==> flow/design.v <==
		`timescale 1ns / 1ps
module lab4_2( 
              input wire      mode,
              input wire[2:0] opCode,
              input wire[3:0] value,
              input clk,
              input reset,
              output reg[9:0] result,
              output reg cacheFull,
              output reg invalidOp,
              output reg overflow);
	reg [2:0] opcode_array[0:31];
	reg [3:0] value_array[0:31];
	integer i;
	reg [10:0] counter;
	reg [10:0] counter2;
	reg [20:0] p0;
	reg [20:0] p1;
	reg [10:0] temp_for_p0_p1_change;	
	reg temp_for_bit_change;
	reg [6:0] PC;
	reg [6:0] begin_PC;
	reg flag;
    always @(posedge clk or posedge reset) begin 
		if(reset) begin
			for(i=0;i<32;i=i+1)begin
				opcode_array[i] = 0;
				value_array[i] = 0;
			end
		   invalidOp = 0;  
			cacheFull = 0;
			overflow = 0;
		   counter = 0;	  
		   counter2= 0;	  
		   p0 = 0;	  
		   p1 = 0;  
		   PC = 0;
		   flag = 0;
		   begin_PC = 0;
		   result = 0;
		end else begin
			if(mode == 1) begin 
				temp_for_p0_p1_change = p0;
			   if(opcode_array[PC] == 0) begin		  
					p0 = p0 + value_array[PC]; 			  
			   end
			   if(opcode_array[PC] == 1) begin
					p0 = p0 + p1 + value_array[PC];				  
			   end
			   if(opcode_array[PC] == 2) begin
					p0 = p0 * p1 + value_array[PC];					
			   end
			   if(opcode_array[PC] == 4) begin 
					counter2 = 0;
					for(i=0;i<10;i=i+1) begin			
						if(p0[i] == 1) counter2 = counter2 + 1; 						
					end			
					p0 = counter2;	  
			   end
			   if(opcode_array[PC] == 5) begin
					for(i=0;i<5;i=i+1) begin
						temp_for_bit_change = p0[i];			
						p0[i] = p0[9-i];			
						p0[9-i] = temp_for_bit_change;
					end
			   end
			   if(opcode_array[PC] == 6) begin					
					begin_PC = value_array[PC];
			   end
			   flag = 0;
			   for(i=10;i<21;i=i+1)begin				  
					if (p0[i] == 1) flag = 1;
					p0[i] = 0;
			   end
				if(flag == 0) begin		
					overflow = 0;	
				end	
				else begin	
					overflow = 1;	
				end
				PC = PC + 1;
				if(PC >= counter) begin  
					PC = begin_PC;			  
				end
				p1 = temp_for_p0_p1_change; 
				result = p0;
			end else begin 
				if(opCode == 3 || opCode == 7)begin	
					invalidOp = 1;	
				end else begin			
					invalidOp = 0;	
					if(counter > 31) begin		
						cacheFull = 1;		
					end else begin	
						opcode_array[counter] = opCode;	
						value_array[counter] = value;	
						counter = counter + 1;
					end
				end
			end
		end 		
    end
endmodule
Hand-over note for lab4_2

From RTL to reports: lab4_2:

Module lab4_2 before and after one edit of its RTL, step after step.
Lines under "original" count in the file above, lines under "edited" in the edited file.
"change": "edited" minus "original" as printed here.
Operators carry their Yosys type and port widths (W data, S select, Z words).
Library cell names are shortened.
The mark - stands for no value.

* top module: lab4_2
* clock port: clk
* library: sky130hd
* corner: tt_025C_1v80

Edit of the RTL:

The edit as a unified diff against the file above.
A script made this edit; it was not meant as an optimisation.

```diff
@@ -11,5 +11,5 @@
               output reg overflow);
 	reg [2:0] opcode_array[0:31];
-	reg [3:0] value_array[0:31];
+	reg [3:0] value_array[0:47];
 	integer i;
 	reg [10:0] counter;
```

Word-level counts:

Yosys after proc, flatten, opt, wreduce and memory -nomap, before mapping. Print and check cells are not counted. Equal cells are merged and count once.

Bit counts
* flip-flop bits (word level): original 272, edited 336, change +64

Cells by class
* bitwise logic cells: original 35, edited 36, change +1
* eq/ne operators: original 69, edited 163, change +94
* add/sub/neg operators: original 15, edited 15, change 0
* reductions and logical operators: original 70, edited 120, change +50
* multiply operators: original 1, edited 1, change 0
* order comparisons: original 2, edited 2, change 0
* mux-type cells: original 135, edited 103, change -32

Operators with widths
* $mux W4: original 38, edited 6, change -32
* $reduce_and A4 Y1: original 32, edited 64, change +32
* $eq A6 B5 Y1 const B: original 0, edited 32, change +32
* $eq A6 B6 Y1 const B: original 0, edited 32, change +32
* $eq A6 B4 Y1 const B: original 0, edited 16, change +16
* $reduce_and A5 Y1: original 0, edited 16, change +16
* $eq A6 B3 Y1 const B: original 0, edited 8, change +8
* $eq A6 B2 Y1 const B: original 0, edited 4, change +4
* $eq A6 B1 Y1 const B: original 0, edited 2, change +2
* $logic_not A6 Y1: original 0, edited 2, change +2
* $not A1 Y1: original 35, edited 36, change +1
* $pmux W4 S32: original 1, edited 0, change -1
* $pmux W4 S48: original 0, edited 1, change +1
* $mux W3: original 33, edited 33, change 0
* $eq A5 B5 Y1 const B: original 32, edited 32, change 0
* $reduce_or A31 Y1: original 32, edited 32, change 0
* $mux W11: original 28, edited 28, change 0
* $mux W1: original 25, edited 25, change 0
* $eq A5 B4 Y1 const B: original 16, edited 16, change 0
* $add A11 B1 Y11 const B: original 10, edited 10, change 0
* $eq A5 B3 Y1 const B: original 8, edited 8, change 0
* $mux W21: original 7, edited 7, change 0
* $eq A3 B3 Y1 const B: original 4, edited 4, change 0
* $eq A5 B2 Y1 const B: original 4, edited 4, change 0
* $add A21 B4 Y21: original 2, edited 2, change 0
* $eq A3 B2 Y1 const B: original 2, edited 2, change 0
* $eq A5 B1 Y1 const B: original 2, edited 2, change 0
* $logic_not A5 Y1: original 2, edited 2, change 0

Not every row of either side is listed.

Longest topological paths:

Longest topological path by Yosys (ltp), each cell counted once; first at word level (registers and memories cut), then after technology mapping (sequential cells cut; the memories' decode and read muxes count).

Depth
* depth in word-level cells: original 69, edited 69, change 0
* ABC_AREA: original 0, edited 0
* mapped depth: original 63, edited 62, change -1
* depth with buffers taken out: original 58, edited 60, change +2

Synthesis result:

Yosys stat after the flow's synthesis: flattened, memories mapped to cells. It holds for the ABC_AREA given above (unset counts as 0); a run with the other value may have another netlist.

Cell types
* edfxtp_1: original 0, edited 64, change +64
* nor2_1: original 73, edited 125, change +52
* o21ai_0: original 48, edited 72, change +24
* nand2_1: original 172, edited 194, change +22
* inv_1: original 146, edited 125, change -21
* nand3_1: original 37, edited 53, change +16
* nor3_1: original 13, edited 28, change +15
* a32oi_1: original 6, edited 16, change +10
* a2111oi_0: original 0, edited 10, change +10
* a221oi_1: original 7, edited 16, change +9
* o21bai_1: original 18, edited 10, change -8
* nor2b_1: original 16, edited 8, change -8
* and3_1: original 11, edited 19, change +8
* or3_1: original 10, edited 2, change -8
* a22o_1: original 14, edited 7, change -7
* xor2_1: original 11, edited 18, change +7
* clkbuf_1: original 82, edited 88, change +6
* xnor2_1: original 42, edited 48, change +6

Not every row of either side is listed.

Synthesis totals
* chip area (Yosys) (sq um): original 19686.4, edited 22197.5, change +2511.1
* cells in the netlist: original 1902, edited 2094, change +192
* mapped flip-flops: original 272, edited 336, change +64
* buffer cells: original 111, edited 119, change +8

Worst setup path after synthesis:

Path of least setup slack by OpenSTA after synthesis, without wires, with an ideal clock, recovery checks aside; 20% of the period is set as input and as output delay. Where synthesis merged equal registers, the netlist keeps one of their names.

Path after synthesis
* path type: original register to register, edited register to register
* start: original register PC[2], edited register PC[4]
* end: original register p0[4], edited register result[2]
* path delay (ns): original 13.020, edited 11.492, change -1.528
* slack (ns): original -0.519, edited 1.008, change +1.527
* period (ns): original 12.5, edited 12.5, change 0.0
* stages: original 59, edited 55, change -4
* arrival (ns): original 12.900, edited 11.355, change -1.545
* setup time (ns): original 0.120, edited 0.137, change +0.017
* path buffers: original 7, edited 5, change -2
* synthesis period reached (ns): original 13.019, edited 11.492, change -1.527

"path delay" is the arrival time less input delay plus setup time.
"stages" counts driving pins, that of a launching flip-flop among them; a cell with two outputs on the path counts twice.
"synthesis period reached" = period - worst setup slack (recovery checks aside). The figure is calculated, with input and output delays left at 20% of the set period.
Between the ends stands the longest chain of elaborated cells between them, by number of cells; it is not shown to be the way that was timed. Of several equally long chains one is given.
A line is the first line of the expression or statement that the cell stems from. Yosys adds cells for indexed reads and writes and turns some case tables into memories.
At most two assigning lines are given for a register; there are more.

On the way, after synthesis, original:
* cell sequence: dfrtp_1 > buf_4 > buf_2 > buf_1 > clkbuf_1 > buf_1 > and3_1 > ha_1 > buf_1 > nor3_1 > o211a_1 > nand3_1 > clkbuf_1 > nor2_1 > a31oi_1 > ha_1 > fa_1 > mux2i_1 > (+23 left out) > inv_1 > o311ai_0 > a21boi_0 > ha_1 > mux2i_1 > a21o_1 > inv_1 > ha_1 > nand2_1 > o21ai_0 > ha_1 > nand2_1 > xnor3_1 > or3_1 > or4_4 > a211oi_2 > and3b_1 > a31o_1
* cells in the longest elaborated chain: 57
* elaborated cells between the ends (all ways): 97

RTL lines, path after synthesis, original
* start: declaration: line 21 `reg [6:0] PC;`
* start: assignment: line 81 `PC = PC + 1;`
* start: assignment: line 83 `PC = begin_PC;`
* $eq A5 B5 Y1: line 44 `if(opcode_array[PC] == 0) begin`
* $pmux W3 S32: line 44
* $mux W3: line 42 `if(mode == 1) begin`
* $logic_not A3 Y1: line 44
* $mux W4: line 44
* $mux W4: line 42
* $add A10 B4 Y11: line 45 `p0 = p0 + value_array[PC];`
* (+43 left out)
* $mux W11: line 53 `if(opcode_array[PC] == 4) begin`
* $mux W11: line 42
* $add A11 B1 Y11: line 56 `if(p0[i] == 1) counter2 = counter2 + 1;`
* $mux W11: line 56
* $mux W21: line 53
* $mux W21: line 42
* $mux W1: line 60 `if(opcode_array[PC] == 5) begin`
* end: assignment: line 58 `p0 = counter2;`
* end: assignment: line 63 `p0[i] = p0[9-i];`
* end: declaration: line 17 `reg [20:0] p0;`

On the way, after synthesis, edited:
* cell sequence: dfrtp_1 > buf_4 > buf_6 > clkbuf_1 > clkbuf_1 > clkbuf_1 > mux2_2 > a311oi_1 > o221ai_1 > nor3_1 > o2111ai_1 > o21ai_0 > inv_1 > ha_1 > fa_1 > xnor2_1 > o21ai_0 > fa_1 > (+19 left out) > nor2_1 > a31o_2 > inv_1 > ha_1 > inv_1 > mux2i_1 > ha_1 > mux2i_1 > inv_1 > ha_1 > nand2_1 > o21ai_0 > ha_1 > nand2_1 > xor2_1 > nand2_1 > a31oi_1 > a21oi_1
* cells in the longest elaborated chain: 57
* elaborated cells between the ends (all ways): 145

RTL lines, path after synthesis, edited
* start: declaration: line 21 `reg [6:0] PC;`
* start: assignment: line 81 `PC = PC + 1;`
* start: assignment: line 83 `PC = begin_PC;`
* $eq A5 B5 Y1: line 44 `if(opcode_array[PC] == 0) begin`
* $pmux W3 S32: line 44
* $mux W3: line 42 `if(mode == 1) begin`
* $logic_not A3 Y1: line 44
* $mux W4: line 44
* $mux W4: line 42
* $add A10 B4 Y11: line 45 `p0 = p0 + value_array[PC];`
* (+43 left out)
* $mux W11: line 53 `if(opcode_array[PC] == 4) begin`
* $mux W11: line 42
* $add A11 B1 Y11: line 56 `if(p0[i] == 1) counter2 = counter2 + 1;`
* $mux W11: line 56
* $mux W21: line 53
* $mux W21: line 42
* $mux W1: line 60 `if(opcode_array[PC] == 5) begin`
* end: assignment: line 40 `result = 0;`
* end: assignment: line 86 `result = p0;`
* end: declaration: line 8 `output reg[9:0] result,`

Worst path after layout:

From the final timing report of the runs of set A: the path of least setup slack in the routed layout; clock arrival at registers is part of the times.

Path after layout
* path type: original register to register, edited register to register
* start: original register PC[0], edited register PC[1]
* end: original register p0[4], edited register result[3]
* setup time (ns): original 0.11, edited 0.14, change +0.03
* path buffers: original 2, edited 3, change +1
* arrival (ns): original 12.55, edited 12.16, change -0.39
* period (ns): original 12.2, edited 12.2, change 0.0
* slack (ns): original 0.14, edited 0.44, change +0.30
* stages: original 56, edited 55, change -1

Between the ends stands the longest chain of elaborated cells between them, by number of cells; it is not shown to be the way that was timed. Of several equally long chains one is given.
At most two assigning lines are given for a register; there are more.

On the way, after layout, original:
* cell sequence: dfrtp_1 > buf_6 > ha_1 > buf_4 > a22o_1 > a22oi_1 > nand4_1 > a221oi_2 > a31oi_4 > ha_4 > fa_1 > mux2i_2 > fa_1 > inv_1 > ha_2 > fa_1 > a21boi_4 > nor4_2 > (+20 left out) > ha_1 > mux2i_1 > a21o_1 > inv_2 > ha_4 > nand2_2 > o21ai_2 > ha_1 > nand2_2 > o311ai_4 > ha_1 > mux2_4 > ha_4 > nand4_1 > or4_4 > a211oi_2 > and3b_1 > a31o_1
* cells in the longest elaborated chain: 57
* elaborated cells between the ends (all ways): 97

RTL lines, path after layout, original
* start: declaration: line 21 `reg [6:0] PC;`
* start: assignment: line 81 `PC = PC + 1;`
* start: assignment: line 83 `PC = begin_PC;`
* $eq A5 B5 Y1: line 44 `if(opcode_array[PC] == 0) begin`
* $pmux W3 S32: line 44
* $mux W3: line 42 `if(mode == 1) begin`
* $logic_not A3 Y1: line 44
* $mux W4: line 44
* $mux W4: line 42
* $add A10 B4 Y11: line 45 `p0 = p0 + value_array[PC];`
* (+43 left out)
* $mux W11: line 53 `if(opcode_array[PC] == 4) begin`
* $mux W11: line 42
* $add A11 B1 Y11: line 56 `if(p0[i] == 1) counter2 = counter2 + 1;`
* $mux W11: line 56
* $mux W21: line 53
* $mux W21: line 42
* $mux W1: line 60 `if(opcode_array[PC] == 5) begin`
* end: assignment: line 58 `p0 = counter2;`
* end: assignment: line 63 `p0[i] = p0[9-i];`
* end: declaration: line 17 `reg [20:0] p0;`

On the way, after layout, edited:
* cell sequence: dfrtp_2 > inv_1 > ha_1 > buf_4 > nand2b_2 > nor2_1 > a22oi_1 > a21oi_1 > nor4_1 > buf_4 > nand3_1 > o21ai_1 > inv_1 > fa_1 > mux2i_2 > fa_1 > inv_1 > ha_1 > (+19 left out) > ha_1 > nor2_1 > a31o_2 > inv_1 > ha_1 > inv_1 > mux2i_2 > ha_1 > mux2i_2 > inv_1 > ha_1 > nand2_1 > xnor2_1 > xnor2_2 > nand4_1 > xnor2_1 > a31oi_1 > a21oi_1
* cells in the longest elaborated chain: 57
* elaborated cells between the ends (all ways): 145

RTL lines, path after layout, edited
* start: declaration: line 21 `reg [6:0] PC;`
* start: assignment: line 81 `PC = PC + 1;`
* start: assignment: line 83 `PC = begin_PC;`
* $eq A5 B5 Y1: line 44 `if(opcode_array[PC] == 0) begin`
* $pmux W3 S32: line 44
* $mux W3: line 42 `if(mode == 1) begin`
* $logic_not A3 Y1: line 44
* $mux W4: line 44
* $mux W4: line 42
* $add A10 B4 Y11: line 45 `p0 = p0 + value_array[PC];`
* (+43 left out)
* $mux W11: line 53 `if(opcode_array[PC] == 4) begin`
* $mux W11: line 42
* $add A11 B1 Y11: line 56 `if(p0[i] == 1) counter2 = counter2 + 1;`
* $mux W11: line 56
* $mux W21: line 53
* $mux W21: line 42
* $mux W1: line 60 `if(opcode_array[PC] == 5) begin`
* end: assignment: line 40 `result = 0;`
* end: assignment: line 86 `result = p0;`
* end: declaration: line 8 `output reg[9:0] result,`

Layout results:

Runs of the flow (Yosys, OpenROAD) on both versions; the two runs of a pair have the same settings. The constraints put input and output delay at 20% of the set period each and load the outputs with 0.01 pF.

Flow settings, set A:
* CORE_UTILIZATION: 40
* period_ns: 12.2
* CAP_MARGIN: 20
* CORE_MARGIN: 2
* SLEW_MARGIN: 20

Final reports, set A
* period reached (ns): original 12.062, edited 11.759, change -0.303
* sum of negative setup slack (ns): original 0.000, edited 0.000, change 0.000
* post-synthesis cell area (sq um): original 19686.4, edited 22197.5, change +2511.1
* die area (sq um): original 51006.0, edited 57393.8, change +6387.8
* smallest setup slack (ns): original 0.138, edited 0.441, change +0.303
* utilization (%): original 46.3, edited 45.7, change -0.6

Flow settings, set B:
* CAP_MARGIN: 5
* CORE_UTILIZATION: 16
* CTS_CLUSTER_SIZE: 38
* GPL_ROUTABILITY_DRIVEN: 0
* PLACE_DENSITY_LB_ADDON: 0.28
* period_ns: 18.7
* CORE_MARGIN: 2
* SLEW_MARGIN: 20

Final reports, set B
* period reached (ns): original 14.394, edited 14.089, change -0.305
* sum of negative setup slack (ns): original 0.000, edited 0.000, change 0.000
* post-synthesis cell area (sq um): original 19686.4, edited 22197.5, change +2511.1
* die area (sq um): original 125862.0, edited 141730.0, change +15868.0
* smallest setup slack (ns): original 4.306, edited 4.611, change +0.305
* utilization (%): original 18.8, edited 18.7, change -0.1

"period reached" = clock period - worst setup slack. The figure is calculated, with input and output delays left at 20% of the set period.

End of note.
